==> flow/design.v <==
module decoder(
	input  [15:0] in1,
	input  [15:0] in2,
	input  [15:0] in3,
	input  [4:0] funct5,
	output reg [15:0] out1,
	output reg [15:0] out2,
	output reg [15:0] out3
);
	always @(*) begin
		case(funct5)
			5'b00000,5'b00001 : begin
				out1 <= in1;
				out2 <= 16'b0011111110000000;
				out3 <= in2;
			end
			5'b00010 : begin
				out1 <= in1;
				out2 <= in2;
				out3 <= 0;
			end
			5'b00100,5'b00101 : begin
				out1 <= in1;
				out2 <= in2;
				out3 <= in3;
			end
			default : begin
				out1 <= 0;
				out2 <= 0;
				out3 <= 0;
			end
		endcase
	end
endmodule
module mux_funct5(
	input [15:0] mult_add_sub,
	input [15:0] macc,
	input [4:0] funct5,
	output reg [15:0] result
);
  	always @(*) begin
		case(funct5)
			5'b00000,5'b00001,5'b00010,5'b00101,5'b00100 : result <= mult_add_sub;
			5'b00111 : result <= macc;
			default : result <= {16{1'b0}};
		endcase
  	end
endmodule
module bf16_fmadd_fmsub(
    input wire clk,
    input wire reset,
    input wire [15:0] in1,
    input wire [15:0] in2,
    input wire [15:0] in3,
    input wire [4:0] funct5,
    output reg [15:0] result
);
    reg [15:0] p1_reg_in3;
    reg [4:0] p1_reg_funct5;
    reg [31:0] p1_reg_exp_rm;
    reg [7:0] p1_reg_alu_in1;
    reg [7:0] p1_reg_alu_in2;
    reg p1_reg_s_rm;
    reg exc_flag;
    reg [15:0] exc_res;
    reg [31:0] exp_1;   
    reg [31:0] exp_2;   
    reg [7:0] alu_in1;   
    reg [7:0] alu_in2;   
    reg s_rm;   
    reg [15:0] p1_reg_exc_res;
    reg p1_reg_exc_flag; 
    reg [15:0] p2_reg_alu_rm;
    reg [31:0] p2_reg_exp_rm;
    reg p2_reg_s_rm;
    reg [15:0] p2_reg_exc_res;
    reg [15:0] p2_reg_in3;
    reg [4:0] p2_reg_funct5;
    reg p2_reg_exc_flag;
    reg signed [17:0] p3_reg_alu_m;
    reg signed [17:0] p3_reg_alu_m_shifted;
    reg signed [17:0] p3_reg_alu_in3;
    reg signed [17:0] p3_reg_alu_in3_shifted;
    reg signed [31:0] p3_reg_exp_3;
    reg signed [31:0] p3_reg_exp_m;
    reg p3_reg_s_m;
    reg p3_reg_s_in3;
    reg [15:0] p3_reg_exc_res;
    reg p3_reg_exc_flag;
    reg [4:0] p3_reg_funct5;
    reg signed [31:0] exp_s1;
    reg signed [31:0] exp_s2;
    reg signed [9:0] exp_rm_signed;
    reg signed [31:0] exp_m;   
    reg signed [31:0] exp_3;   
    reg signed [31:0] exp_r;   
    reg signed [17:0] alu_m;   
    reg signed [17:0] alu_in3;   
    reg signed [17:0] alu_m_shifted;   
    reg signed [17:0] alu_in3_shifted;   
    reg s_m;   
    reg s_in3;   
    reg [15:0] p4_reg_exc_res;
    reg p4_reg_exc_flag;
    reg [4:0] p4_reg_funct5;
    reg signed [31:0] p4_reg_exp_r;  
    reg signed [17:0] v_alu_m;
    reg signed [17:0] v_alu_in3;
    reg signed [17:0] p4_reg_alu_m;
    reg signed [17:0] p4_reg_alu_in3;
    reg signed [31:0] p5_reg_exp_r;
    reg [15:0] p5_reg_exc_res;
    reg p5_reg_exc_flag;
    reg signed [17:0] alu_r;
    reg s_r;  
    reg cancel_flag;  
    reg p5_reg_s_r;
    reg p5_reg_cancel_flag;
    reg [17:0] p5_reg_alu_r;
    reg p6_reg_exc_flag;
    reg p6_reg_s_r;
    reg p6_reg_cancel_flag;
    reg [15:0] p6_reg_exc_res;
    reg [17:0] p5_alu_r;
    reg [31:0] p5_exp_r;
    reg [17:0] p6_reg_alu_r;
    reg [31:0] p6_reg_exp_r;
    reg [17:0] p6_alu_r;
    reg [31:0] p6_exp_r;
    always @ (posedge clk) begin
        if (reset == 0) begin
            p1_reg_exp_rm <= 0;
            p1_reg_in3 <= 0;
            p1_reg_funct5 <= 0;
            p1_reg_alu_in1 <= 0;
            p1_reg_alu_in2 <= 0;
            p1_reg_s_rm <= 0;
            p1_reg_exc_flag <= 1;
            p1_reg_exc_res <= 0;
            p2_reg_alu_rm <= 0;
            p2_reg_exp_rm <= 0;
            p2_reg_s_rm <= 0;
            p2_reg_exc_res <= 0;
            p2_reg_in3 <= 0;
            p2_reg_funct5 <= 0;
            p2_reg_exc_flag <= 1;
            p3_reg_alu_m <= 0;
            p3_reg_alu_m_shifted <= 0;
            p3_reg_alu_in3 <= 0;
            p3_reg_alu_in3_shifted <= 0;
            p3_reg_exp_3 <= 0;
            p3_reg_exp_m <= 0;
            p3_reg_s_m <= 0;
            p3_reg_s_in3 <= 0;
            p3_reg_exc_res <= 0;
            p3_reg_exc_flag <= 1;
            p3_reg_funct5 <= 0;
            p4_reg_funct5 <= 0;
            p4_reg_exp_r <= 0;
            p4_reg_exc_res <= 0;
            p4_reg_exc_flag <= 1;
            p4_reg_alu_m <= 0;
            p4_reg_alu_in3 <= 0;
            p5_reg_exp_r <= 0;
            p5_reg_exc_res <= 0;
            p5_reg_exc_flag <= 1'b1;
            p5_reg_alu_r <= 0;
            p5_reg_s_r <= 0;
            p5_reg_cancel_flag <= 0;
            p6_reg_exc_flag <= 1;
            p6_reg_s_r <= 0;
            p6_reg_cancel_flag <= 0;
            p6_reg_exc_res <= 0;
            p6_reg_alu_r <= 0;
            p6_reg_exp_r <= 0;
        end else begin
            p1_reg_exp_rm <= (exp_1 + exp_2) - 127;  
            p1_reg_in3 <= in3;
            p1_reg_funct5 <= funct5;
            p1_reg_alu_in1 <= alu_in1;
            p1_reg_alu_in2 <= alu_in2;
            p1_reg_s_rm <= s_rm;
            p1_reg_exc_flag <= 1;
            p1_reg_exc_res <= 0;
            p1_reg_exc_flag <= exc_flag;
            p1_reg_exc_res <= exc_res;
            p2_reg_alu_rm <= p1_reg_alu_in1 * p1_reg_alu_in2;  
            p2_reg_exp_rm <= p1_reg_exp_rm;
            p2_reg_s_rm <= p1_reg_s_rm;
            p2_reg_exc_res <= p1_reg_exc_res;
            p2_reg_in3 <= p1_reg_in3;
            p2_reg_funct5 <= p1_reg_funct5;
            p2_reg_exc_flag <= p1_reg_exc_flag;
            p3_reg_alu_m <= alu_m;
            p3_reg_alu_m_shifted <= alu_m_shifted;
            p3_reg_alu_in3 <= alu_in3;
            p3_reg_alu_in3_shifted <= alu_in3_shifted;
            p3_reg_exp_3 <= exp_3;
            p3_reg_exp_m <= exp_m;
            p3_reg_s_m <= s_m;
            p3_reg_s_in3 <= s_in3;
            p3_reg_exc_res <= p2_reg_exc_res;
            p3_reg_exc_flag <= p2_reg_exc_flag;
            p3_reg_funct5 <= p2_reg_funct5;
            p4_reg_funct5 <= p3_reg_funct5;
            p4_reg_exp_r <= exp_r;
            p4_reg_exc_res <= p3_reg_exc_res;
            p4_reg_exc_flag <= p3_reg_exc_flag;
            p4_reg_alu_m <= v_alu_m;
            p4_reg_alu_in3 <= v_alu_in3;
            p5_reg_exp_r <= p4_reg_exp_r;
            p5_reg_exc_res <= p4_reg_exc_res;
            p5_reg_exc_flag <= p4_reg_exc_flag;
            p5_reg_alu_r <= alu_r;
            p5_reg_s_r <= s_r;
            p5_reg_cancel_flag <= cancel_flag;
            p6_reg_exc_flag <= p5_reg_exc_flag;
            p6_reg_s_r <= p5_reg_s_r;
            p6_reg_cancel_flag <= p5_reg_cancel_flag;
            p6_reg_exc_res <= p5_reg_exc_res;
            p6_reg_alu_r <= p5_alu_r;
            p6_reg_exp_r <= p5_exp_r;
        end
    end
    always @(*) begin
        if ((in1[14:7] == 0) || (in2[14:7] == 0)) begin
            exp_1 <= 0;
            exp_2 <= 127;
            alu_in1 <= 0;
            alu_in2 <= 0;
            s_rm <= 0;
        end else begin
            exp_1 <= in1[14:7];
            exp_2 <= in2[14:7];
            alu_in1 <= {1'b1,in1[6:0]};
            alu_in2 <= {1'b1,in2[6:0]};
            s_rm <= in1[15] ^ in2[15];
        end
    end
    always @(*) begin
        exc_flag = 1;
        exc_res = 16'b0000000000000000;
        if ((exp_1 == 255) || (exp_2 == 255) || (in3[14:7] == 8'b11111111)) begin
            if ((in1[6:0] != 0) && (exp_1 == 255)) begin
                exc_res = in1;
            end else if ((in2[6:0] != 0) && (exp_2 == 255)) begin
                exc_res = in2;
            end else if ((in3[6:0] != 0) && (in3[14:7] == 8'b11111111)) begin
                exc_res = in3;
            end else begin
                if (exp_1 == 255) begin
                    exc_res = in1;
                end else if (exp_2 == 255) begin
                    exc_res = in2;
                end else begin
                    exc_res = in3;
                end
            end
        end else begin
            exc_flag = 0;
        end
    end
    always @(*) begin
        exp_3 <= p2_reg_in3[14:7];
        exp_m <= p2_reg_exp_rm;
        exp_rm_signed = p2_reg_exp_rm;
        exp_s1 = ({2'b00,p2_reg_in3[14:7]}) - exp_rm_signed;
        exp_s2 = exp_rm_signed - ({2'b00,p2_reg_in3[14:7]});
        if (p2_reg_in3[14:7] == 0) begin
            alu_in3 <= 0;
            alu_in3_shifted <= 0;
            s_in3 <= 0;
        end else begin
            alu_in3 <= {4'b0001,p2_reg_in3[6:0],7'b0000000};
            alu_in3_shifted <= ({4'b0001,p2_reg_in3[6:0],7'b0000000}) >>> exp_s2;
            s_in3 <= p2_reg_in3[15];
        end
        if (p2_reg_alu_rm == 0) begin
            alu_m <= 0;
            alu_m_shifted <= 0;
            s_m <= 0;
        end else begin
            alu_m <= {2'b00,p2_reg_alu_rm};
            alu_m_shifted <= ({2'b00,p2_reg_alu_rm}) >>> exp_s1;
            s_m <= p2_reg_s_rm;
        end
    end
    always @(*) begin
        v_alu_m = p3_reg_alu_m;
        v_alu_in3 = p3_reg_alu_in3;
        if (p3_reg_exp_m >= p3_reg_exp_3) begin
            v_alu_in3 = p3_reg_alu_in3_shifted;
            exp_r <= p3_reg_exp_m;
        end else begin
            v_alu_m = p3_reg_alu_m_shifted;
            exp_r <= p3_reg_exp_3;
        end
        if (p3_reg_s_m == 1) begin
            v_alu_m =  -(v_alu_m);
        end else begin
            v_alu_m = v_alu_m;
        end
        if (p3_reg_s_in3 == 1) begin
            v_alu_in3 =  -(v_alu_in3);
        end else begin
            v_alu_in3 = v_alu_in3;
        end
    end
    always @(*) begin
        case (p4_reg_funct5)
            5'b00100, 5'b00000, 5'b00010 : begin
                alu_r = p4_reg_alu_m + p4_reg_alu_in3;
            end
            5'b00101,5'b00001 : begin
                alu_r = p4_reg_alu_m - p4_reg_alu_in3;
            end
            default : begin
              alu_r = 0;
            end
        endcase
        if (alu_r == 0) begin
           cancel_flag = 1;
        end else begin
           cancel_flag = 0;
        end
        s_r = 0;
        if (alu_r < 0) begin
            s_r = 1;
            alu_r = -(alu_r);
        end
    end
    always @(*) begin
        p5_alu_r = p5_reg_alu_r;
        p5_exp_r = p5_reg_exp_r;
        if (p5_alu_r[16] == 1) begin
            p5_exp_r = p5_exp_r + 2;
            p5_alu_r = p5_alu_r >> 2;
        end else if (p5_alu_r[15] == 1) begin
            p5_exp_r = p5_exp_r + 1;
            p5_alu_r = p5_alu_r >> 1;
        end else if (p5_alu_r[14] == 1) begin
           p5_alu_r = p5_alu_r << 0;
        end else if (p5_alu_r[13] == 1) begin
            p5_exp_r = p5_exp_r - 1;
            p5_alu_r = p5_alu_r << 1;
        end else if (p5_alu_r[12] == 1) begin
            p5_exp_r = p5_exp_r - 2;
            p5_alu_r = p5_alu_r << 2;
        end else if (p5_alu_r[11] == 1) begin
            p5_exp_r = p5_exp_r - 3;
            p5_alu_r = p5_alu_r << 3;
        end else if (p5_alu_r[10] == 1) begin
            p5_exp_r = p5_exp_r - 4;
            p5_alu_r = p5_alu_r << 4;
        end else if (p5_alu_r[9] == 1) begin
            p5_exp_r = p5_exp_r - 5;
            p5_alu_r = p5_alu_r << 5;
        end else if (p5_alu_r[8] == 1) begin
            p5_exp_r = p5_exp_r - 6;
            p5_alu_r = p5_alu_r << 6;
        end else if (p5_alu_r[7] == 1) begin
            p5_exp_r = p5_exp_r - 7;
            p5_alu_r = p5_alu_r << 7;
        end else if (p5_alu_r[6] == 1) begin
            p5_exp_r = p5_exp_r - 7;
            p5_alu_r = p5_alu_r << 8;
        end else if (p5_alu_r[5] == 1) begin
            p5_exp_r = p5_exp_r - 7;
            p5_alu_r = p5_alu_r << 9;
        end else if (p5_alu_r[4] == 1) begin
            p5_exp_r = p5_exp_r - 7;
            p5_alu_r = p5_alu_r << 10;
        end else if (p5_alu_r[3] == 1) begin
            p5_exp_r = p5_exp_r - 7;
            p5_alu_r = p5_alu_r << 11;
        end else if (p5_alu_r[2] == 1) begin
            p5_exp_r = p5_exp_r - 7;
            p5_alu_r = p5_alu_r << 12;
        end else if (p5_alu_r[1] == 1) begin
            p5_exp_r = p5_exp_r - 7;
            p5_alu_r = p5_alu_r << 13;
        end else if (p5_alu_r[0] == 1) begin
            p5_exp_r = p5_exp_r - 7;
            p5_alu_r = p5_alu_r << 14;
        end
    end
    always @(*) begin
        p6_alu_r = p6_reg_alu_r;
        p6_exp_r = p6_reg_exp_r;
        if (p6_alu_r[6] == 1) begin
            p6_alu_r[13:7] = (p6_alu_r[13:7]) + 1;
            if (p6_alu_r[13:7] == 0) begin
                p6_exp_r = p6_exp_r + 1;
            end
        end
        if (p6_reg_exc_flag == 1) begin
           result <= p6_reg_exc_res;
        end else if (p6_reg_cancel_flag == 1) begin
           result <= 0;
        end else if ((p6_exp_r >= 255) && (p6_reg_s_r == 0)) begin
           result <= 16'b0111111110000000;  
        end else if ((p6_exp_r >= 255) && (p6_reg_s_r == 1)) begin
           result <= 16'b1111111110000000;  
        end else if (p6_exp_r <= 0) begin
            result <= 16'b0000000000000000;  
        end else begin
            result[15] <= p6_reg_s_r;
            result[14:7] <= p6_exp_r;
            result[6:0] <= p6_alu_r[13:7];
        end
    end
endmodule
module bf16_mult_leaf
# (parameter G = 6) (
    input clk,
    input reset,
    input [15:0] in1,  
    input [15:0] in2,  
    output wire [G + 15:0] out_alu_m,  
    output reg [31:0] out_exp_m,  
    output reg out_s_m,  
    output reg out_exc_flag,  
    output reg out_err_code  
);
    reg [31:0] p1_reg_exp_m;
    reg [7:0] p1_reg_alu_in1;
    reg [7:0] p1_reg_alu_in2;
    reg p1_reg_s_m;
    reg p1_reg_exc_flag;
    reg p1_reg_err_code;
    reg [31:0] exp_1;
    reg [31:0] exp_2;
    reg [7:0] alu_in1;
    reg [7:0] alu_in2;
    reg s_m;   
    reg exc_flag;
    reg err_code;
    wire [G-1:0] guard;
    reg [15:0] s_alu_m;
    assign guard = 0;
    always @(*) begin
        if ((in1[14:7] == 0) || (in2[14:7] == 0)) begin
            exp_1 <= 0;
            exp_2 <= 0;
            alu_in1 <= 0;
            alu_in2 <= 0;
            s_m <= 0;
        end else begin
            exp_1 <= in1[14:7];
            exp_2 <= in2[14:7];
            alu_in1 <= {1'b1,in1[6:0]};
            alu_in2 <= {1'b1,in2[6:0]};
            s_m <= in1[15] ^ in2[15];
        end
    end
  always @(*) begin 
      exc_flag = 1;
      err_code = 0;
      if ((exp_1 == 255) || (exp_2 == 255)) begin
          if (in1[6:0] != 0 && exp_1 == 255 || in2[6:0] != 0 && exp_2 == 255) begin
              err_code = 1;
          end else begin
              err_code = 0;
          end
      end else begin
          exc_flag = 0;
      end
  end
  always @(posedge clk) begin
      if (reset == 0) begin
          p1_reg_exp_m <= 0;
          p1_reg_alu_in1 <= 0;
          p1_reg_alu_in2 <= 0;
          p1_reg_s_m <= 0;
          p1_reg_exc_flag <= 1;
          p1_reg_err_code <= 0;
          s_alu_m <= 0;
          out_exp_m <= 0;
          out_s_m <= 0;
          out_err_code <= 0;
          out_exc_flag <= 1;
      end else begin
          p1_reg_exp_m <= exp_1 + exp_2;  
          p1_reg_alu_in1 <= alu_in1;
          p1_reg_alu_in2 <= alu_in2;
          p1_reg_s_m <= s_m;
          p1_reg_exc_flag <= exc_flag;
          p1_reg_err_code <= err_code;
          s_alu_m <= p1_reg_alu_in1 * p1_reg_alu_in2;
          out_exp_m <= p1_reg_exp_m;
          out_s_m <= p1_reg_s_m;
          out_err_code <= p1_reg_err_code;
          out_exc_flag <= p1_reg_exc_flag;
      end
  end
  assign out_alu_m = {guard, s_alu_m};
endmodule
module bf16_add_branch
# (parameter G = 6) (
    input clk,
    input reset,
    input [G + 15:0] in1,
    input [31:0] exp_1,
    input s_in1,
    input exc_flag_1,
    input err_code_1,
    input [G + 15:0] in2,
    input [31:0] exp_2,
    input s_in2,
    input exc_flag_2,
    input err_code_2,
    output reg [G + 15:0] out_alu_r,
    output reg [31:0] out_exp_r,
    output reg out_s_r,
    output reg out_exc_flag,
    output reg out_err_code
);
    reg signed [G + 15:0] p1_reg_alu_in2;
    reg signed [G + 15:0] p1_reg_alu_in2_shifted;
    reg signed [G + 15:0] p1_reg_alu_in1;
    reg signed [G + 15:0] p1_reg_alu_in1_shifted;
    reg signed [31:0] p1_reg_exp_1;
    reg signed [31:0] p1_reg_exp_2;
    reg p1_reg_s_in2;
    reg p1_reg_s_in1;
    reg p1_reg_exc_flag;
    reg p1_reg_err_code;  
    reg signed [31:0] p2_reg_exp_r;
    reg p2_reg_exc_flag;
    reg p2_reg_err_code;
    reg signed [G + 15:0] p2_reg_alu_in1;
    reg signed [G + 15:0] p2_reg_alu_in2;
    reg signed [G + 15:0] v_alu_in1;
    reg signed [G + 15:0] v_alu_in2;
    reg signed [G + 15:0] alu_r;
    reg s_r;
    reg signed [31:0] exp_r;
    reg signed [G + 15:0] alu_in1;
    reg signed [G + 15:0] alu_in1_shifted;
    reg signed [G + 15:0] alu_in2;
    reg signed [G + 15:0] alu_in2_shifted;
    reg exc_flag;
    reg err_code;
    wire [G - 1:0] guard;  
    assign guard = 0;
    always @(*) begin
        if (exc_flag_1 == 1 || exc_flag_2 == 1) begin
            exc_flag <= 1;
            err_code <= err_code_1 | err_code_2;
        end else begin
            exc_flag <= 0;
            err_code <= 0;
        end
    end
    always @(*) begin: S1
        reg signed [31:0] exp_s1;
        reg signed [31:0] exp_s2;
        if ((exp_1 - exp_2) < 0) begin
           exp_s1 =  -(exp_1 - exp_2);
        end else begin
           exp_s1 = exp_1 - exp_2;
        end
        if ((exp_2 - exp_1) < 0) begin
            exp_s2 =  -(exp_2 - exp_1);
        end else begin
            exp_s2 = exp_2 - exp_1;
        end
        alu_in1 <= in1;
        alu_in1_shifted <= (in1) >>> exp_s2;
        alu_in2 <= in2;
        alu_in2_shifted <= (in2) >>> exp_s1;
    end
    always @(*) begin: S2
        v_alu_in1 = p1_reg_alu_in1;
        v_alu_in2 = p1_reg_alu_in2;
        if (p1_reg_exp_2 >= p1_reg_exp_1) begin
            v_alu_in1 = p1_reg_alu_in1_shifted;
            exp_r <= p1_reg_exp_2;
        end else begin
            v_alu_in2 = p1_reg_alu_in2_shifted;
            exp_r <= p1_reg_exp_1;
        end
        if (p1_reg_s_in1 == 1) begin
            v_alu_in1 =  -(v_alu_in1);
        end else begin
            v_alu_in1 = v_alu_in1;
        end
        if (p1_reg_s_in2 == 1) begin
            v_alu_in2 =  -(v_alu_in2);
        end else begin
            v_alu_in2 = v_alu_in2;
        end
    end
    always @(*) begin: S3
        reg signed [31:0] v_exp;
        v_exp = p2_reg_exp_r;
        alu_r = p2_reg_alu_in2 + p2_reg_alu_in1;
        s_r = 0;
        if (alu_r < 0) begin
            s_r = 1;
            alu_r =  -(alu_r);
        end
    end
    always @(posedge clk) begin
        if (reset == 0) begin
            p1_reg_alu_in2 <= 0;
            p1_reg_alu_in2_shifted <= 0;
            p1_reg_alu_in1 <= 0;
            p1_reg_alu_in1_shifted <= 0;
            p1_reg_exp_1 <= 0;
            p1_reg_exp_2 <= 0;
            p1_reg_s_in2 <= 0;
            p1_reg_s_in1 <= 0;
            p1_reg_exc_flag <= 1;
            p1_reg_err_code <= 0;
            p2_reg_exp_r <= 0;
            p2_reg_exc_flag <= 1;
            p2_reg_err_code <= 0;
            p2_reg_alu_in1 <= 0;
            p2_reg_alu_in2 <= 0;
            out_exp_r <= 0;
            out_exc_flag <= 1;
            out_err_code <= 0;
            out_alu_r <= 0;
            out_s_r <= 0;
        end else begin
            p1_reg_alu_in2 <= alu_in2;
            p1_reg_alu_in2_shifted <= alu_in2_shifted;
            p1_reg_alu_in1 <= alu_in1;
            p1_reg_alu_in1_shifted <= alu_in1_shifted;
            p1_reg_exp_1 <= exp_1;
            p1_reg_exp_2 <= exp_2;
            p1_reg_s_in2 <= s_in2;
            p1_reg_s_in1 <= s_in1;
            p1_reg_exc_flag <= exc_flag;
            p1_reg_err_code <= err_code;
            p2_reg_exp_r <= exp_r;
            p2_reg_exc_flag <= p1_reg_exc_flag;
            p2_reg_err_code <= p1_reg_err_code;
            p2_reg_alu_in1 <= v_alu_in1;
            p2_reg_alu_in2 <= v_alu_in2;
            out_exp_r <= p2_reg_exp_r;
            out_exc_flag <= p2_reg_exc_flag;
            out_err_code <= p2_reg_err_code;
            out_alu_r <= alu_r;
            out_s_r <= s_r;
        end
    end
endmodule
module bf16_add_root
# (parameter G = 6)(
    input clk,
    input reset,
    input [G + 15:0] in1,
    input [31:0] exp_1,
    input s_in1,
    input exc_flag_1,
    input err_code_1,
    input [G + 15:0] in2,
    input [31:0] exp_2,
    input s_in2,
    input exc_flag_2,
    input err_code_2,
    output reg [15:0] result
);
    reg signed [G + 15:0] p1_reg_alu_in2;
    reg signed [G + 15:0] p1_reg_alu_in2_shifted;
    reg signed [G + 15:0] p1_reg_alu_in1;
    reg signed [G + 15:0] p1_reg_alu_in1_shifted;
    reg signed [31:0] p1_reg_exp_1;
    reg signed [31:0] p1_reg_exp_2;
    reg p1_reg_s_in2;
    reg p1_reg_s_in1;
    reg p1_reg_exc_flag;
    reg p1_reg_err_code;  
    reg signed [31:0] p2_reg_exp_r;
    reg p2_reg_exc_flag;
    reg p2_reg_err_code;
    reg signed [G + 15:0] p2_reg_alu_in1;
    reg signed [G + 15:0] p2_reg_alu_in2; 
    reg signed [G + 15:0] v_alu_in1;
    reg signed [G + 15:0] v_alu_in2; 
    reg signed [31:0] p3_reg_exp_r;
    reg p3_reg_exc_flag;
    reg p3_reg_err_code;
    reg signed [G + 15:0] p3_reg_alu_r;
    reg p3_reg_s_r;
    reg p3_reg_cancel_flag;  
    reg p4_reg_exc_flag;
    reg p4_reg_err_code;
    reg signed [31:0] p4_reg_exp_r;
    reg signed [G + 15:0] p4_reg_alu_r;
    reg p4_reg_s_r;
    reg p4_reg_cancel_flag;
    reg signed [G + 15:0] alu_in1;
    reg signed [G + 15:0] alu_in1_shifted;
    reg signed [G + 15:0] alu_in2;
    reg signed [G + 15:0] alu_in2_shifted;
    reg exc_flag;
    reg err_code;
    wire [G - 1:0] guard;  
    reg signed [31:0] exp_r;
    reg signed [G + 15:0] alu_r;
    reg s_r;
    reg cancel_flag;
    reg signed [G + 15:0] v_alu_r;
    reg signed [31:0] v_exp_r;
    assign guard = 0;
    always @(*) begin
        if (exc_flag_1 == 1 || exc_flag_2 == 1) begin
            exc_flag <= 1;
            err_code <= err_code_1 | err_code_2;
        end else begin
            exc_flag <= 0;
            err_code <= 0;
        end
    end
  always @(*) begin: S1
      reg signed [31:0] exp_s1;
      reg signed [31:0] exp_s2;
      if((exp_1 - exp_2) < 0) begin
          exp_s1 =  -(exp_1 - exp_2);
      end else begin
          exp_s1 = exp_1 - exp_2;
      end
      if ((exp_2 - exp_1) < 0) begin
          exp_s2 =  -(exp_2 - exp_1);
      end else begin
          exp_s2 = exp_2 - exp_1;
      end
      alu_in1 <= in1;
      alu_in1_shifted <= (in1) >>> exp_s2;
      alu_in2 <= in2;
      alu_in2_shifted <= (in2) >>> exp_s1;
  end
    always @(*) begin : S2
        v_alu_in1 = p1_reg_alu_in1;
        v_alu_in2 = p1_reg_alu_in2;
        if ((p1_reg_exp_2 >= p1_reg_exp_1)) begin
            v_alu_in1 = p1_reg_alu_in1_shifted;
            exp_r <= p1_reg_exp_2;
        end else begin
            v_alu_in2 = p1_reg_alu_in2_shifted;
            exp_r <= p1_reg_exp_1;
        end
        if (p1_reg_s_in1 == 1) begin
            v_alu_in1 =  -(v_alu_in1);
        end else begin
            v_alu_in1 = v_alu_in1;
        end
        if (p1_reg_s_in2 == 1) begin
            v_alu_in2 =  -(v_alu_in2);
        end else begin
            v_alu_in2 = v_alu_in2;
        end
    end
    always @(*) begin: S3
        reg signed [31:0] v_exp;
        v_exp = p2_reg_exp_r;
        alu_r = p2_reg_alu_in2 + p2_reg_alu_in1;
        if (alu_r == {guard,16'b0000000000000000}) begin
            cancel_flag = 1;
        end else begin
            cancel_flag = 0;
        end
        s_r = 0;
        if (alu_r < 0) begin
            s_r = 1;
            alu_r =  -(alu_r);
        end
    end
    always @(*) begin
        v_alu_r = p3_reg_alu_r;
        v_exp_r = p3_reg_exp_r;
        if (v_alu_r[20] == 1) begin
            v_exp_r = v_exp_r + 6;
            v_alu_r = (v_alu_r) >> 6;
        end else if (v_alu_r[19] == 1) begin
            v_exp_r = v_exp_r + 5;
            v_alu_r = (v_alu_r) >> 5;
        end else if (v_alu_r[18] == 1) begin
            v_exp_r = v_exp_r + 4;
            v_alu_r = (v_alu_r) >> 4;
        end else if (v_alu_r[17] == 1) begin
            v_exp_r = v_exp_r + 3;
            v_alu_r = (v_alu_r) >> 3;
        end else if (v_alu_r[16] == 1) begin
            v_exp_r = v_exp_r + 2;
            v_alu_r = (v_alu_r) >> 2;
        end else if (v_alu_r[15] == 1) begin
            v_exp_r = v_exp_r + 1;
            v_alu_r = (v_alu_r) >> 1;
        end else if (v_alu_r[14] == 1) begin
            v_alu_r = (v_alu_r) << 0;
        end else if (v_alu_r[13] == 1) begin
            v_exp_r = v_exp_r - 1;
            v_alu_r = (v_alu_r) << 1;
        end else if (v_alu_r[12] == 1) begin
            v_exp_r = v_exp_r - 2;
            v_alu_r = (v_alu_r) << 2;
        end else if (v_alu_r[11] == 1) begin
            v_exp_r = v_exp_r - 3;
            v_alu_r = (v_alu_r) << 3;
        end else if (v_alu_r[10] == 1) begin
            v_exp_r = v_exp_r - 4;
            v_alu_r = (v_alu_r) << 4;
        end else if (v_alu_r[9] == 1) begin
            v_exp_r = v_exp_r - 5;
            v_alu_r = (v_alu_r) << 5;
        end else if (v_alu_r[8] == 1) begin
            v_exp_r = v_exp_r - 6;
            v_alu_r = (v_alu_r) << 6;
        end else if (v_alu_r[7] == 1) begin
            v_exp_r = v_exp_r - 7;
            v_alu_r = (v_alu_r) << 7;
        end else if (v_alu_r[6] == 1) begin
            v_exp_r = v_exp_r - 7;
            v_alu_r = (v_alu_r) << 8;
        end else if (v_alu_r[5] == 1) begin
            v_exp_r = v_exp_r - 7;
            v_alu_r = (v_alu_r) << 9;
        end else if (v_alu_r[4] == 1) begin
            v_exp_r = v_exp_r - 7;
            v_alu_r = (v_alu_r) << 10;
        end else if (v_alu_r[3] == 1) begin
            v_exp_r = v_exp_r - 7;
            v_alu_r = (v_alu_r) << 11;
        end else if (v_alu_r[2] == 1) begin
            v_exp_r = v_exp_r - 7;
            v_alu_r = (v_alu_r) << 12;
        end else if (v_alu_r[1] == 1) begin
            v_exp_r = v_exp_r - 7;
            v_alu_r = (v_alu_r) << 13;
        end else if (v_alu_r[0] == 1) begin
            v_exp_r = v_exp_r - 7;
            v_alu_r = (v_alu_r) << 14;
        end
    end
    always @(*) begin: S5
        reg signed [G + 15:0] v_alu_r;
        reg signed [31:0] v_exp_r;
        v_alu_r = p4_reg_alu_r;
        v_exp_r = p4_reg_exp_r;
        if (v_alu_r[6] == 1) begin
            v_alu_r[13:7] = v_alu_r[13:7] + 1;
            if(v_alu_r[13:7] == 0) begin
                v_exp_r = v_exp_r + 1;
            end
        end
        if (p4_reg_exc_flag == 1) begin
            if (p4_reg_err_code == 1) begin
                result <= {p4_reg_s_r,15'b111111110000001};  
            end else begin
                result <= {p4_reg_s_r,15'b111111110000000};  
            end
        end else if (p4_reg_cancel_flag == 1) begin
            result <= 0;
        end else if ((v_exp_r > 381) && p4_reg_s_r == 0) begin
            result <= 16'b0111111110000000;  
        end else if ((v_exp_r > 381) && p4_reg_s_r == 1) begin
            result <= 16'b1111111110000000;  
        end else if (v_exp_r < 128) begin
            result <= 16'b0000000000000000;  
        end else begin
            result[15] <= p4_reg_s_r;
            result[14:7] <= (v_exp_r) - 127;
            result[6:0] <= v_alu_r[13:7];
        end
    end
    always @(posedge clk) begin
        if (reset == 0) begin
            p1_reg_alu_in2 <= 0;
            p1_reg_alu_in2_shifted <= 0;
            p1_reg_alu_in1 <= 0;
            p1_reg_alu_in1_shifted <= 0;
            p1_reg_exp_1 <= 0;
            p1_reg_exp_2 <= 0;
            p1_reg_s_in2 <= 0;
            p1_reg_s_in1 <= 0;
            p1_reg_exc_flag <= 1;
            p1_reg_err_code <= 0;
            p2_reg_exp_r <= 0;
            p2_reg_exc_flag <= 1;
            p2_reg_err_code <= 0;
            p2_reg_alu_in1 <= 0;
            p2_reg_alu_in2 <= 0;
            p3_reg_exp_r <= 0;
            p3_reg_exc_flag <= 1;
            p3_reg_err_code <= 0;
            p3_reg_alu_r <= 0;
            p3_reg_s_r <= 0;
            p3_reg_cancel_flag <= 0;
            p4_reg_exc_flag <= 1;
            p4_reg_err_code <= 0;
            p4_reg_s_r <= 0;
            p4_reg_cancel_flag <= 0;
            p4_reg_alu_r <= 0;
            p4_reg_exp_r <= 0;
        end else begin
            p1_reg_alu_in2 <= alu_in2;
            p1_reg_alu_in2_shifted <= alu_in2_shifted;
            p1_reg_alu_in1 <= alu_in1;
            p1_reg_alu_in1_shifted <= alu_in1_shifted;
            p1_reg_exp_1 <= exp_1;
            p1_reg_exp_2 <= exp_2;
            p1_reg_s_in2 <= s_in2;
            p1_reg_s_in1 <= s_in1;
            p1_reg_exc_flag <= exc_flag;
            p1_reg_err_code <= err_code;
            p2_reg_exp_r <= exp_r;
            p2_reg_exc_flag <= p1_reg_exc_flag;
            p2_reg_err_code <= p1_reg_err_code;
            p2_reg_alu_in1 <= v_alu_in1;
            p2_reg_alu_in2 <= v_alu_in2;
            p3_reg_exp_r <= p2_reg_exp_r;
            p3_reg_exc_flag <= p2_reg_exc_flag;
            p3_reg_err_code <= p2_reg_err_code;
            p3_reg_alu_r <= alu_r;
            p3_reg_s_r <= s_r;
            p3_reg_cancel_flag <= cancel_flag;
            p4_reg_exc_flag <= p3_reg_exc_flag;
            p4_reg_err_code <= p3_reg_err_code;
            p4_reg_s_r <= p3_reg_s_r;
            p4_reg_cancel_flag <= p3_reg_cancel_flag;
            p4_reg_alu_r <= v_alu_r;
            p4_reg_exp_r <= v_exp_r;
        end
    end
endmodule
module bf16_SIMD_MACC
# (parameter G = 6) (
    input clk,
    input reset,
    input [15:0] in1,
    input [15:0] in2,
    input  [15:0] in3,
    input  [15:0] in4,
    input  [15:0] in5,
    input  [15:0] in6,
    input  [15:0] in7,
    input  [15:0] in8,
    input  [15:0] in9,
    input  [15:0] in10,
    input  [15:0] in11,
    input  [15:0] in12,
    input  [15:0] in13,
    input  [15:0] in14,
    input  [15:0] in15,
    input  [15:0] in16,
    input  [15:0] in17,
    input  [15:0] in18,
    output wire [15:0] result
);
    wire [G + 15:0] m1_alu_m;
    wire [31:0] m1_exp_m;
    wire m1_s_m;
    wire m1_exc_flag;
    wire m1_err_code;
    wire [G + 15:0] m2_alu_m;
    wire [31:0] m2_exp_m;
    wire m2_s_m;
    wire m2_exc_flag;
    wire m2_err_code;
    wire [G + 15:0] m3_alu_m;
    wire [31:0] m3_exp_m;
    wire m3_s_m;
    wire m3_exc_flag;
    wire m3_err_code;
    wire [G + 15:0] m4_alu_m;
    wire [31:0] m4_exp_m;
    wire m4_s_m;
    wire m4_exc_flag;
    wire m4_err_code;
    wire [G + 15:0] m5_alu_m;
    wire [31:0] m5_exp_m;
    wire m5_s_m;
    wire m5_exc_flag;
    wire m5_err_code;
    wire [G + 15:0] m6_alu_m;
    wire [31:0] m6_exp_m;
    wire m6_s_m;
    wire m6_exc_flag;
    wire m6_err_code;
    wire [G + 15:0] m7_alu_m;
    wire [31:0] m7_exp_m;
    wire m7_s_m;
    wire m7_exc_flag;
    wire m7_err_code;
    wire [G + 15:0] m8_alu_m;
    wire [31:0] m8_exp_m;
    wire m8_s_m;
    wire m8_exc_flag;
    wire m8_err_code;
    wire [G + 15:0] m9_alu_m;
    wire [31:0] m9_exp_m;
    wire m9_s_m;
    wire m9_exc_flag;
    wire m9_err_code;
    wire [G + 15:0] a1_alu_r;
    wire [31:0] a1_exp_r;
    wire a1_s_r;
    wire a1_exc_flag;
    wire a1_err_code;
    wire [G + 15:0] a2_alu_r;
    wire [31:0] a2_exp_r;
    wire a2_s_r;
    wire a2_exc_flag;
    wire a2_err_code;
    wire [G + 15:0] a3_alu_r;
    wire [31:0] a3_exp_r;
    wire a3_s_r;
    wire a3_exc_flag;
    wire a3_err_code;
    wire [G + 15:0] a4_alu_r;
    wire [31:0] a4_exp_r;
    wire a4_s_r;
    wire a4_exc_flag;
    wire a4_err_code;
    wire [G + 15:0] a5_alu_r;
    wire [31:0] a5_exp_r;
    wire a5_s_r;
    wire a5_exc_flag;
    wire a5_err_code;
    wire [G + 15:0] a6_alu_r;
    wire [31:0] a6_exp_r;
    wire a6_s_r;
    wire a6_exc_flag;
    wire a6_err_code;
    wire [G + 15:0] a7_alu_r;
    wire [31:0] a7_exp_r;
    wire a7_s_r;
    wire a7_exc_flag;
    wire a7_err_code;
    reg [15:0] p1_in17;
    reg [15:0] p1_in18;
    reg [15:0] p2_in17;
    reg [15:0] p2_in18;
    reg [15:0] p3_in17;
    reg [15:0] p3_in18;
    reg [15:0] p4_in17;
    reg [15:0] p4_in18;
    reg [15:0] p5_in17;
    reg [15:0] p5_in18;
    reg [15:0] p6_in17;
    reg [15:0] p6_in18;
    reg [15:0] p7_in17;
    reg [15:0] p7_in18;
    reg [15:0] p8_in17;
    reg [15:0] p8_in18;
    reg [15:0] p9_in17;
    reg [15:0] p9_in18;
    wire [15:0] in17_m;
    wire [15:0] in18_m;
    always @ (posedge clk) begin
        if (reset == 0) begin
            p1_in17 <= 0;
            p1_in18 <= 0;
            p2_in17 <= 0;
            p2_in18 <= 0;
            p3_in17 <= 0;
            p3_in18 <= 0;
            p4_in17 <= 0;
            p4_in18 <= 0;
            p5_in17 <= 0;
            p5_in18 <= 0;
            p6_in17 <= 0;
            p6_in18 <= 0;
            p7_in17 <= 0;
            p7_in18 <= 0;
            p8_in17 <= 0;
            p8_in18 <= 0;
            p9_in17 <= 0;
            p9_in18 <= 0;
        end else begin
            p1_in17 <= in17;
            p1_in18 <= in18;
            p2_in17 <= p1_in17;
            p2_in18 <= p1_in18;
            p3_in17 <= p2_in17;
            p3_in18 <= p2_in18;
            p4_in17 <= p3_in17;
            p4_in18 <= p3_in18;
            p5_in17 <= p4_in17;
            p5_in18 <= p4_in18;
            p6_in17 <= p5_in17;
            p6_in18 <= p5_in18;
            p7_in17 <= p6_in17;
            p7_in18 <= p6_in18;
            p8_in17 <= p7_in17;
            p8_in18 <= p7_in18;
            p9_in17 <= p8_in17;
            p9_in18 <= p8_in18;
        end
    end
    assign in17_m = p9_in17;
    assign in18_m = p9_in18;
    bf16_mult_leaf MULT1(
        .clk(clk),
        .reset(reset),
        .in1(in1),
        .in2(in2),
        .out_alu_m(m1_alu_m),
        .out_exp_m(m1_exp_m),
        .out_s_m(m1_s_m),
        .out_exc_flag(m1_exc_flag),
        .out_err_code(m1_err_code));
    bf16_mult_leaf MULT2(
        .clk(clk),
        .reset(reset),
        .in1(in3),
        .in2(in4),
        .out_alu_m(m2_alu_m),
        .out_exp_m(m2_exp_m),
        .out_s_m(m2_s_m),
        .out_exc_flag(m2_exc_flag),
        .out_err_code(m2_err_code));
    bf16_mult_leaf MULT3(
        .clk(clk),
        .reset(reset),
        .in1(in5),
        .in2(in6),
        .out_alu_m(m3_alu_m),
        .out_exp_m(m3_exp_m),
        .out_s_m(m3_s_m),
        .out_exc_flag(m3_exc_flag),
        .out_err_code(m3_err_code));
    bf16_mult_leaf MULT4(
        .clk(clk),
        .reset(reset),
        .in1(in7),
        .in2(in8),
        .out_alu_m(m4_alu_m),
        .out_exp_m(m4_exp_m),
        .out_s_m(m4_s_m),
        .out_exc_flag(m4_exc_flag),
        .out_err_code(m4_err_code));
    bf16_mult_leaf MULT5(
        .clk(clk),
        .reset(reset),
        .in1(in9),
        .in2(in10),
        .out_alu_m(m5_alu_m),
        .out_exp_m(m5_exp_m),
        .out_s_m(m5_s_m),
        .out_exc_flag(m5_exc_flag),
        .out_err_code(m5_err_code));
    bf16_mult_leaf MULT6(
        .clk(clk),
        .reset(reset),
        .in1(in11),
        .in2(in12),
        .out_alu_m(m6_alu_m),
        .out_exp_m(m6_exp_m),
        .out_s_m(m6_s_m),
        .out_exc_flag(m6_exc_flag),
        .out_err_code(m6_err_code));
    bf16_mult_leaf MULT7(
        .clk(clk),
        .reset(reset),
        .in1(in13),
        .in2(in14),
        .out_alu_m(m7_alu_m),
        .out_exp_m(m7_exp_m),
        .out_s_m(m7_s_m),
        .out_exc_flag(m7_exc_flag),
        .out_err_code(m7_err_code));
    bf16_mult_leaf MULT8(
        .clk(clk),
        .reset(reset),
        .in1(in15),
        .in2(in16),
        .out_alu_m(m8_alu_m),
        .out_exp_m(m8_exp_m),
        .out_s_m(m8_s_m),
        .out_exc_flag(m8_exc_flag),
        .out_err_code(m8_err_code));
    bf16_mult_leaf MULT9(
        .clk(clk),
        .reset(reset),
        .in1(in17_m),
        .in2(in18_m),
        .out_alu_m(m9_alu_m),
        .out_exp_m(m9_exp_m),
        .out_s_m(m9_s_m),
        .out_exc_flag(m9_exc_flag),
        .out_err_code(m9_err_code));
    bf16_add_branch ADD1(
        .clk(clk),
        .reset(reset),
        .in1(m1_alu_m),
        .exp_1(m1_exp_m),
        .s_in1(m1_s_m),
        .exc_flag_1(m1_exc_flag),
        .err_code_1(m1_err_code),
        .in2(m2_alu_m),
        .exp_2(m2_exp_m),
        .s_in2(m2_s_m),
        .exc_flag_2(m2_exc_flag),
        .err_code_2(m2_err_code),
        .out_alu_r(a1_alu_r),
        .out_exp_r(a1_exp_r),
        .out_s_r(a1_s_r),
        .out_exc_flag(a1_exc_flag),
        .out_err_code(a1_err_code));
    bf16_add_branch ADD2(
        .clk(clk),
        .reset(reset),
        .in1(m3_alu_m),
        .exp_1(m3_exp_m),
        .s_in1(m3_s_m),
        .exc_flag_1(m3_exc_flag),
        .err_code_1(m3_err_code),
        .in2(m4_alu_m),
        .exp_2(m4_exp_m),
        .s_in2(m4_s_m),
        .exc_flag_2(m4_exc_flag),
        .err_code_2(m4_err_code),
        .out_alu_r(a2_alu_r),
        .out_exp_r(a2_exp_r),
        .out_s_r(a2_s_r),
        .out_exc_flag(a2_exc_flag),
        .out_err_code(a2_err_code));
    bf16_add_branch ADD3(
        .clk(clk),
        .reset(reset),
        .in1(m5_alu_m),
        .exp_1(m5_exp_m),
        .s_in1(m5_s_m),
        .exc_flag_1(m5_exc_flag),
        .err_code_1(m5_err_code),
        .in2(m6_alu_m),
        .exp_2(m6_exp_m),
        .s_in2(m6_s_m),
        .exc_flag_2(m6_exc_flag),
        .err_code_2(m6_err_code),
        .out_alu_r(a3_alu_r),
        .out_exp_r(a3_exp_r),
        .out_s_r(a3_s_r),
        .out_exc_flag(a3_exc_flag),
        .out_err_code(a3_err_code));
    bf16_add_branch ADD4(
        .clk(clk),
        .reset(reset),
        .in1(m7_alu_m),
        .exp_1(m7_exp_m),
        .s_in1(m7_s_m),
        .exc_flag_1(m7_exc_flag),
        .err_code_1(m7_err_code),
        .in2(m8_alu_m),
        .exp_2(m8_exp_m),
        .s_in2(m8_s_m),
        .exc_flag_2(m8_exc_flag),
        .err_code_2(m8_err_code),
        .out_alu_r(a4_alu_r),
        .out_exp_r(a4_exp_r),
        .out_s_r(a4_s_r),
        .out_exc_flag(a4_exc_flag),
        .out_err_code(a4_err_code));
    bf16_add_branch ADD5(
        .clk(clk),
        .reset(reset),
        .in1(a1_alu_r),
        .exp_1(a1_exp_r),
        .s_in1(a1_s_r),
        .exc_flag_1(a1_exc_flag),
        .err_code_1(a1_err_code),
        .in2(a2_alu_r),
        .exp_2(a2_exp_r),
        .s_in2(a2_s_r),
        .exc_flag_2(a2_exc_flag),
        .err_code_2(a2_err_code),
        .out_alu_r(a5_alu_r),
        .out_exp_r(a5_exp_r),
        .out_s_r(a5_s_r),
        .out_exc_flag(a5_exc_flag),
        .out_err_code(a5_err_code));
    bf16_add_branch ADD6(
        .clk(clk),
        .reset(reset),
        .in1(a3_alu_r),
        .exp_1(a3_exp_r),
        .s_in1(a3_s_r),
        .exc_flag_1(a3_exc_flag),
        .err_code_1(a3_err_code),
        .in2(a4_alu_r),
        .exp_2(a4_exp_r),
        .s_in2(a4_s_r),
        .exc_flag_2(a4_exc_flag),
        .err_code_2(a4_err_code),
        .out_alu_r(a6_alu_r),
        .out_exp_r(a6_exp_r),
        .out_s_r(a6_s_r),
        .out_exc_flag(a6_exc_flag),
        .out_err_code(a6_err_code));
    bf16_add_branch ADD7(
        .clk(clk),
        .reset(reset),
        .in1(a5_alu_r),
        .exp_1(a5_exp_r),
        .s_in1(a5_s_r),
        .exc_flag_1(a5_exc_flag),
        .err_code_1(a5_err_code),
        .in2(a6_alu_r),
        .exp_2(a6_exp_r),
        .s_in2(a6_s_r),
        .exc_flag_2(a6_exc_flag),
        .err_code_2(a6_err_code),
        .out_alu_r(a7_alu_r),
        .out_exp_r(a7_exp_r),
        .out_s_r(a7_s_r),
        .out_exc_flag(a7_exc_flag),
        .out_err_code(a7_err_code));
    bf16_add_root ROOT(
        .clk(clk),
        .reset(reset),
        .in1(a7_alu_r),
        .exp_1(a7_exp_r),
        .s_in1(a7_s_r),
        .exc_flag_1(a7_exc_flag),
        .err_code_1(a7_err_code),
        .in2(m9_alu_m),
        .exp_2(m9_exp_m),
        .s_in2(m9_s_m),
        .exc_flag_2(m9_exc_flag),
        .err_code_2(m9_err_code),
        .result(result));
endmodule
module bf16_unit
# (parameter G = 6) (
    input  clk,
    input  reset,
    input  [15:0] in1,
    input  [15:0] in2,
    input  [15:0] in3,
    input  [15:0] in4,
    input  [15:0] in5,
    input  [15:0] in6,
    input  [15:0] in7,
    input  [15:0] in8,
    input  [15:0] in9,
    input  [15:0] in10,
    input  [15:0] in11,
    input  [15:0] in12,
    input  [15:0] in13,
    input  [15:0] in14,
    input  [15:0] in15,
    input  [15:0] in16,
    input  [15:0] in17,
    input  [15:0] in18,
    input  [4:0] funct5,
    output wire [15:0] result
);
    reg [4:0] p1_funct5;
    reg [4:0] p2_funct5;
    reg [4:0] p3_funct5;
    reg [4:0] p4_funct5;
    reg [4:0] p5_funct5;
    reg [4:0] p6_funct5;
    reg [4:0] p7_funct5;
    reg [4:0] p8_funct5;
    reg [4:0] p9_funct5;
    reg [4:0] p10_funct5;
    reg [4:0] p11_funct5;
    reg [4:0] p12_funct5;
    reg [4:0] p13_funct5;
    reg [4:0] p14_funct5;
    reg [4:0] p15_funct5;
    reg [15:0] p1_in1;
    reg [15:0] p1_in2;
    reg [15:0] p1_in3;
    reg [15:0] p2_in1;
    reg [15:0] p2_in2;
    reg [15:0] p2_in3;
    reg [15:0] p3_in1;
    reg [15:0] p3_in2;
    reg [15:0] p3_in3;
    reg [15:0] p4_in1;
    reg [15:0] p4_in2;
    reg [15:0] p4_in3;
    reg [15:0] p5_in1;
    reg [15:0] p5_in2;
    reg [15:0] p5_in3;
    reg [15:0] p6_in1;
    reg [15:0] p6_in2;
    reg [15:0] p6_in3;
    reg [15:0] p7_in1;
    reg [15:0] p7_in2;
    reg [15:0] p7_in3; 
    reg [15:0] p8_in1;
    reg [15:0] p8_in2;
    reg [15:0] p8_in3; 
    reg [15:0] p9_in1;
    reg [15:0] p9_in2;
    reg [15:0] p9_in3; 
    wire [15:0] mux_mult_add_sub;
    wire [15:0] mux_macc;
    wire [15:0] s_in1;
    wire [15:0] s_in2;
    wire [15:0] s_in3;
    bf16_SIMD_MACC bf16_SIMD(
      .clk(clk),
      .reset(reset),
      .in1(in1),
      .in2(in2),
      .in3(in3),
      .in4(in4),
      .in5(in5),
      .in6(in6),
      .in7(in7),
      .in8(in8),
      .in9(in9),
      .in10(in10),
      .in11(in11),
      .in12(in12),
      .in13(in13),
      .in14(in14),
      .in15(in15),
      .in16(in16),
      .in17(in17),
      .in18(in18),
      .result(mux_macc));
    decoder dec(
      .in1(p9_in1),
      .in2(p9_in2),
      .in3(p9_in3),
      .funct5(p9_funct5),
      .out1(s_in1),
      .out2(s_in2),
      .out3(s_in3));
    bf16_fmadd_fmsub fmadd_fmsub(
      .clk(clk),
      .reset(reset),
      .in1(s_in1),
      .in2(s_in2),
      .in3(s_in3),
      .funct5(p9_funct5),
      .result(mux_mult_add_sub));
    mux_funct5 mux(
      .mult_add_sub(mux_mult_add_sub),
      .macc(mux_macc),
      .funct5(p15_funct5),
      .result(result));
    always @(posedge clk) begin
        if (reset == 0) begin
            p1_funct5 <= 0;
            p2_funct5 <= 0;
            p3_funct5 <= 0;
            p4_funct5 <= 0;
            p5_funct5 <= 0;
            p6_funct5 <= 0;
            p7_funct5 <= 0;
            p8_funct5 <= 0;
            p9_funct5 <= 0;
            p10_funct5 <= 0;
            p11_funct5 <= 0;
            p12_funct5 <= 0;
            p13_funct5 <= 0;
            p14_funct5 <= 0;
            p15_funct5 <= 0;
            p1_in1 <= 0;
            p1_in2 <= 0;
            p1_in3 <= 0;
            p2_in1 <= 0;
            p2_in2 <= 0;
            p2_in3 <= 0;
            p3_in1 <= 0;
            p3_in2 <= 0;
            p3_in3 <= 0;
            p4_in1 <= 0;
            p4_in2 <= 0;
            p4_in3 <= 0;
            p5_in1 <= 0;
            p5_in2 <= 0;
            p5_in3 <= 0;
            p6_in1 <= 0;
            p6_in2 <= 0;
            p6_in3 <= 0;
            p7_in1 <= 0;
            p7_in2 <= 0;
            p7_in3 <= 0;
            p8_in1 <= 0;
            p8_in2 <= 0;
            p8_in3 <= 0;
            p9_in1 <= 0;
            p9_in2 <= 0;
            p9_in3 <= 0;
        end else begin
            p1_funct5 <= funct5;
            p2_funct5 <= p1_funct5;
            p3_funct5 <= p2_funct5;
            p4_funct5 <= p3_funct5;
            p5_funct5 <= p4_funct5;
            p6_funct5 <= p5_funct5;
            p7_funct5 <= p6_funct5;
            p8_funct5 <= p7_funct5;
            p9_funct5 <= p8_funct5;
            p10_funct5 <= p9_funct5;
            p11_funct5 <= p10_funct5;
            p12_funct5 <= p11_funct5;
            p13_funct5 <= p12_funct5;
            p14_funct5 <= p13_funct5;
            p15_funct5 <= p14_funct5;
            p1_in1 <= in1;
            p1_in2 <= in2;
            p1_in3 <= in3;
            p2_in1 <= p1_in1;
            p2_in2 <= p1_in2;
            p2_in3 <= p1_in3;
            p3_in1 <= p2_in1;
            p3_in2 <= p2_in2;
            p3_in3 <= p2_in3;
            p4_in1 <= p3_in1;
            p4_in2 <= p3_in2;
            p4_in3 <= p3_in3;
            p5_in1 <= p4_in1;
            p5_in2 <= p4_in2;
            p5_in3 <= p4_in3;
            p6_in1 <= p5_in1;
            p6_in2 <= p5_in2;
            p6_in3 <= p5_in3;
            p7_in1 <= p6_in1;
            p7_in2 <= p6_in2;
            p7_in3 <= p6_in3;
            p8_in1 <= p7_in1;
            p8_in2 <= p7_in2;
            p8_in3 <= p7_in3;
            p9_in1 <= p8_in1;
            p9_in2 <= p8_in2;
            p9_in3 <= p8_in3;
        end
    end
endmodule
== From RTL to reports: bf16_unit ==
Tool output for the design above before and after an edit, in the order of the flow.
Lines under "unedited" count in the file above, lines under "edited" in the edited file.
"difference": "edited" minus "unedited" as printed here.
Operators: Yosys type, input widths -> output width; for muxes data width and select width s.
Library cell names are shortened.
A cell with n/a has no value.

* Top: bf16_unit
* Clock port: clk
* Standard-cell library: sky130hd
* Corner: tt_025C_1v80

== The edit ==
Unified diff, file above to edited file.
This change comes from a script, not from a designer. The edited design behaves differently; no optimisation was intended.

<pre>
@@ -41,5 +41,4 @@
   	always @(*) begin
 		case(funct5)
-			5'b00000,5'b00001,5'b00010,5'b00101,5'b00100 : result <= mult_add_sub;
 			5'b00111 : result <= macc;
 			default : result <= {16{1'b0}};
</pre>

== Word level ==
Yosys after proc, flatten, opt, wreduce and memory -nomap, before mapping. Memory bits, and registers merged into a memory's read port (data or address), are not among the register bits. Print and check cells are not counted. Equal cells are merged and count once.

{| class="wikitable"
|+ Cells by class
! what !! unedited !! edited !! difference
|-
| bitwise operators || 21 || 19 || -2
|-
| magnitude comparators || 38 || 34 || -4
|-
| $add $sub $neg || 109 || 89 || -20
|-
| equal/unequal tests || 34 || 19 || -15
|-
| multiplexer cells || 270 || 196 || -74
|-
| reductions and logical operators || 151 || 119 || -32
|-
| shift operators || 18 || 16 || -2
|-
| $mul || 10 || 9 || -1
|}

{| class="wikitable"
|+ Operators with widths
! operator !! unedited !! edited !! difference
|-
| $mux 32 || 66 || 47 || -19
|-
| $mux 14 || 36 || 20 || -16
|-
| $mux 8 || 51 || 41 || -10
|-
| $mux 1 || 49 || 41 || -8
|-
| $reduce_or 2->1 || 15 || 9 || -6
|-
| $mux 7 || 12 || 6 || -6
|}

Not every row of either side is listed.

{| class="wikitable"
|+ Bit counts
! what !! unedited !! edited !! difference
|-
| output and inout bits || 16 || 16 || 0
|-
| cells after elaboration || 1,040 || 818 || -222
|-
| bits in registers || 4,551 || 3,606 || -945
|-
| bits of input ports || 295 || 295 || 0
|}

== Longest topological paths ==
Longest topological path by Yosys (ltp), each cell counted once; first at word level (registers and memories cut), then after technology mapping (sequential cells cut; the memories' decode and read muxes count).

{| class="wikitable"
|+ Logic depth
! what !! unedited !! edited !! difference
|-
| word-level depth || 22 || 22 || 0
|-
| ABC_AREA || 0 || 0 || n/a
|-
| gate-level depth with buffers || 22 || 23 || +1
|-
| depth with buffers taken out || 20 || 21 || +1
|}

== After synthesis ==
Yosys stat after the flow's synthesis: flattened, memories mapped to cells. It holds for the ABC_AREA given above (unset counts as 0); a run with the other value may have another netlist.

{| class="wikitable"
|+ Synthesis totals
! what !! unedited !! edited !! difference
|-
| buffer cells || 892 || 654 || -238
|-
| sequential part of the area (µm²) || 64,421.8 || 47,485.5 || -16,936.3
|-
| chip area (Yosys) (µm²) || 165,785.3 || 131,622.5 || -34,162.8
|-
| standard cells after synthesis || 18,780 || 14,797 || -3,983
|-
| mapped flip-flops || 3,218 || 2,372 || -846
|}

{| class="wikitable"
|+ Cells by type
! type !! unedited !! edited !! difference
|-
| dfxtp_1 || 3,218 || 2,372 || -846
|-
| and2_1 || 2,117 || 1,440 || -677
|-
| nand2_1 || 1,400 || 951 || -449
|-
| nor2_1 || 1,838 || 1,512 || -326
|-
| clkbuf_1 || 800 || 564 || -236
|}

Not every row of either side is listed.
By module: a second synthesis without flattening, with its own total; a netlist apart from the flattened one above.

{| class="wikitable"
|+ Second synthesis, totals
! what !! unedited !! edited !! difference
|-
| cell total of the unflattened synthesis || 27,185 || 27,246 || +61
|-
| area (unflattened synthesis) (µm²) || 236,194.0 || 236,938.5 || +744.5
|}

Rows give one instance, submodules left out.

{| class="wikitable"
|+ By module, unedited
! module !! times used !! sequential area (µm²) !! cells !! area (µm²)
|-
| bf16_add_branch || 7 || 5,825.6 || 2,151 || 18,064.8
|-
| bf16_mult_leaf || 9 || 1,101.1 || 455 || 4,282.9
|-
| bf16_add_root || 1 || 6,706.4 || 3,523 || 25,862.3
|}

unedited: Further modules, not shown: 5.

{| class="wikitable"
|+ By module, edited
! module !! times used !! sequential area (µm²) !! cells !! area (µm²)
|-
| bf16_add_branch || 7 || 5,825.6 || 2,151 || 18,064.8
|-
| bf16_mult_leaf || 9 || 1,101.1 || 462 || 4,281.6
|-
| bf16_add_root || 1 || 6,706.4 || 3,575 || 26,797.0
|}

edited: Further modules, not shown: 5.

== Path before layout ==
Source: OpenSTA report_checks on the synthesized netlist (no wires, ideal clock, input and output delay 20% of the period each), path of least setup slack; recovery checks are left aside. Register names are those of the netlist, which keeps one name where synthesis merged equal registers.

{| class="wikitable"
|+ Path after synthesis
! what !! unedited !! edited !! difference
|-
| kind || register -> output || register -> output || n/a
|-
| from || register fmadd_fmsub.p6_reg_alu_r[7] || register bf16_SIMD.ROOT.p4_reg_alu_r[7] || n/a
|-
| to || output port result[6] || output port result[12] || n/a
|-
| time at the first pin (ns) || 0.000 || 0.000 || 0.000
|-
| delay of the path (ns) || 3.287 || 3.426 || +0.139
|-
| stages || 14 || 16 || +2
|-
| period (ns) || 9.0 || 9.0 || 0.0
|-
| output delay (ns) || 1.800 || 1.800 || 0.000
|-
| buffers on the path || 2 || 1 || -1
|-
| data arrival time (ns) || 3.287 || 3.426 || +0.139
|-
| slack (ns) || 3.913 || 3.774 || -0.139
|-
| data required time (ns) || 7.200 || 7.200 || 0.000
|-
| synthesis period reached (ns) || 5.087 || 5.226 || +0.139
|}

"delay of the path" is the arrival time less input delay plus setup time.
At an output port there is no setup time.
"stages" counts driving pins, that of a launching flip-flop among them; a cell with two outputs on the path counts twice.
"synthesis period reached" = period - worst setup slack (recovery checks aside). The figure is calculated, with input and output delays left at 20% of the set period.
The rows between start and end are the longest chain of elaborated cells between them; the timing report does not say that the signal goes this way. Where chains are equally long, one stands for them.
A line is the first line of the expression or statement that the cell stems from. Yosys adds cells for indexed reads and writes and turns some case tables into memories.

Between the ends, after synthesis, unedited:
* Cells in the longest elaborated chain: 11
* Elaborated cells between the ends (all ways): 15
* Classes of those cells: 1 x add/sub; 2 x compare; 9 x mux; 3 x reduce/logical

{| class="wikitable"
|+ Ends and longest elaborated chain, after synthesis, unedited
! what !! RTL line !! source
|-
| start, declared || 126 || <nowiki>reg [17:0] p6_reg_alu_r;</nowiki>
|-
| start, assigned || 174 || <nowiki>p6_reg_alu_r <= 0;</nowiki>
|-
| start, assigned || 221 || <nowiki>p6_reg_alu_r <= p5_alu_r;</nowiki>
|-
| $add 7x1->7 || 391 || <nowiki>p6_alu_r[13:7] = (p6_alu_r[13:7]) + 1;</nowiki>
|-
| $logic_not 7->1 || 392 || <nowiki>if (p6_alu_r[13:7] == 0) begin</nowiki>
|-
| (+8 left out) || n/a ||
|-
| $pmux 16 s2 || 42 || <nowiki>case(funct5)</nowiki>
|-
| end, declared || 1351 || <nowiki>output wire [15:0] result</nowiki>
|}

Between the ends, after synthesis, edited:
* Cells in the longest elaborated chain: 11
* Elaborated cells between the ends (all ways): 15
* Classes of those cells: 2 x add/sub; 2 x compare; 8 x mux; 3 x reduce/logical

{| class="wikitable"
|+ Ends and longest elaborated chain, after synthesis, edited
! what !! RTL line !! source
|-
| start, declared || 691 || <nowiki>reg signed [G + 15:0] p4_reg_alu_r;</nowiki>
|-
| start, assigned || 896 || <nowiki>p4_reg_alu_r <= 0;</nowiki>
|-
| start, assigned || 924 || <nowiki>p4_reg_alu_r <= v_alu_r;</nowiki>
|-
| $add 7x1->7 || 844 || <nowiki>v_alu_r[13:7] = v_alu_r[13:7] + 1;</nowiki>
|-
| $logic_not 7->1 || 845 || <nowiki>if(v_alu_r[13:7] == 0) begin</nowiki>
|-
| (+8 left out) || n/a ||
|-
| $mux 16 || 42 || <nowiki>case(funct5)</nowiki>
|-
| end, declared || 1350 || <nowiki>output wire [15:0] result</nowiki>
|}

== Worst path after layout ==
Path of least setup slack in the final report of the runs of set A (OpenROAD, finished layout, wires in). Where an end is a register, its clock arrival counts in the times.

{| class="wikitable"
|+ Path after layout
! what !! unedited !! edited !! difference
|-
| kind || register -> output || register -> output || n/a
|-
| from || register fmadd_fmsub.p6_reg_alu_r[7] || register bf16_SIMD.ROOT.p4_reg_alu_r[7] || n/a
|-
| to || output port result[15] || output port result[12] || n/a
|-
| slack (ns) || 1.37 || 1.74 || +0.37
|-
| data required time (ns) || 7.20 || 7.20 || 0.00
|-
| stages || 13 || 16 || +3
|-
| output delay (ns) || 1.80 || 1.80 || 0.00
|-
| period (ns) || 9.0 || 9.0 || 0.0
|-
| time at the first pin (ns) || 0.95 || 0.87 || -0.08
|-
| buffers on the path || 1 || 1 || 0
|-
| data arrival time (ns) || 5.83 || 5.46 || -0.37
|}

The rows between start and end are the longest chain of elaborated cells between them; the timing report does not say that the signal goes this way. Where chains are equally long, one stands for them.

Between the ends, after layout, unedited:
* Cells in the longest elaborated chain: 11
* Elaborated cells between the ends (all ways): 14
* Classes of those cells: 1 x add/sub; 2 x compare; 8 x mux; 3 x reduce/logical

{| class="wikitable"
|+ Ends and longest elaborated chain, after layout, unedited
! what !! RTL line !! source
|-
| start, declared || 126 || <nowiki>reg [17:0] p6_reg_alu_r;</nowiki>
|-
| start, assigned || 174 || <nowiki>p6_reg_alu_r <= 0;</nowiki>
|-
| start, assigned || 221 || <nowiki>p6_reg_alu_r <= p5_alu_r;</nowiki>
|-
| $add 7x1->7 || 391 || <nowiki>p6_alu_r[13:7] = (p6_alu_r[13:7]) + 1;</nowiki>
|-
| $logic_not 7->1 || 392 || <nowiki>if (p6_alu_r[13:7] == 0) begin</nowiki>
|-
| (+8 left out) || n/a ||
|-
| $pmux 16 s2 || 42 || <nowiki>case(funct5)</nowiki>
|-
| end, declared || 1351 || <nowiki>output wire [15:0] result</nowiki>
|}

Between the ends, after layout, edited:
* Cells in the longest elaborated chain: 11
* Elaborated cells between the ends (all ways): 15
* Classes of those cells: 2 x add/sub; 2 x compare; 8 x mux; 3 x reduce/logical

{| class="wikitable"
|+ Ends and longest elaborated chain, after layout, edited
! what !! RTL line !! source
|-
| start, declared || 691 || <nowiki>reg signed [G + 15:0] p4_reg_alu_r;</nowiki>
|-
| start, assigned || 896 || <nowiki>p4_reg_alu_r <= 0;</nowiki>
|-
| start, assigned || 924 || <nowiki>p4_reg_alu_r <= v_alu_r;</nowiki>
|-
| $add 7x1->7 || 844 || <nowiki>v_alu_r[13:7] = v_alu_r[13:7] + 1;</nowiki>
|-
| $logic_not 7->1 || 845 || <nowiki>if(v_alu_r[13:7] == 0) begin</nowiki>
|-
| (+8 left out) || n/a ||
|-
| $mux 16 || 42 || <nowiki>case(funct5)</nowiki>
|-
| end, declared || 1350 || <nowiki>output wire [15:0] result</nowiki>
|}

== Flow runs ==
Both versions went through the flow (Yosys, OpenROAD) with the same settings in each pair. Constraints: input delay and output delay 20% of the set period each, output load 0.01 pF.

Flow settings, set A:
* CORE_UTILIZATION: 40
* PLACE_DENSITY: 0.6
* period_ns: 9.0
* CAP_MARGIN: 20
* CORE_MARGIN: 2
* SLEW_MARGIN: 20

{| class="wikitable"
|+ Measured results, set A
! what !! unedited !! edited !! difference
|-
| synthesis area (µm²) || 165,785.3 || 131,622.5 || -34,162.8
|-
| standard-cell area of the final layout (µm²) || 185,502.0 || 147,987.0 || -37,515.0
|-
| post-layout utilization (%) || 44.9 || 45.2 || +0.3
|-
| worst slack on setup checks (ns) || 1.366 || 1.743 || +0.377
|-
| total negative slack on setup checks (ns) || 0.000 || 0.000 || 0.000
|-
| total die area (µm²) || 419,632.0 || 333,662.0 || -85,970.0
|-
| total power after layout (uW) || 34,238 || 26,730 || -7,508
|}

Flow settings, set B:
* CELL_PAD_IN_SITES_DETAIL_PLACEMENT: 1
* CELL_PAD_IN_SITES_GLOBAL_PLACEMENT: 2
* CORE_UTILIZATION: 40
* GPL_ROUTABILITY_DRIVEN: 0
* MIN_ROUTING_LAYER: met2
* PLACE_DENSITY_LB_ADDON: 0.12
* SETUP_SLACK_MARGIN: -0.19
* period_ns: 11.7
* CAP_MARGIN: 20
* CORE_MARGIN: 2
* SLEW_MARGIN: 20

{| class="wikitable"
|+ Measured results, set B
! what !! unedited !! edited !! difference
|-
| synthesis area (µm²) || 165,785.3 || 131,622.5 || -34,162.8
|-
| standard-cell area of the final layout (µm²) || 186,210.0 || 148,415.0 || -37,795.0
|-
| post-layout utilization (%) || 45.1 || 45.3 || +0.2
|-
| worst slack on setup checks (ns) || 3.533 || 3.684 || +0.151
|-
| total negative slack on setup checks (ns) || 0.000 || 0.000 || 0.000
|-
| total die area (µm²) || 419,632.0 || 333,662.0 || -85,970.0
|-
| total power after layout (uW) || 27,164 || 21,311 || -5,853
|}

"total power after layout": no workload was simulated; the value follows from the tool's default switching activity.
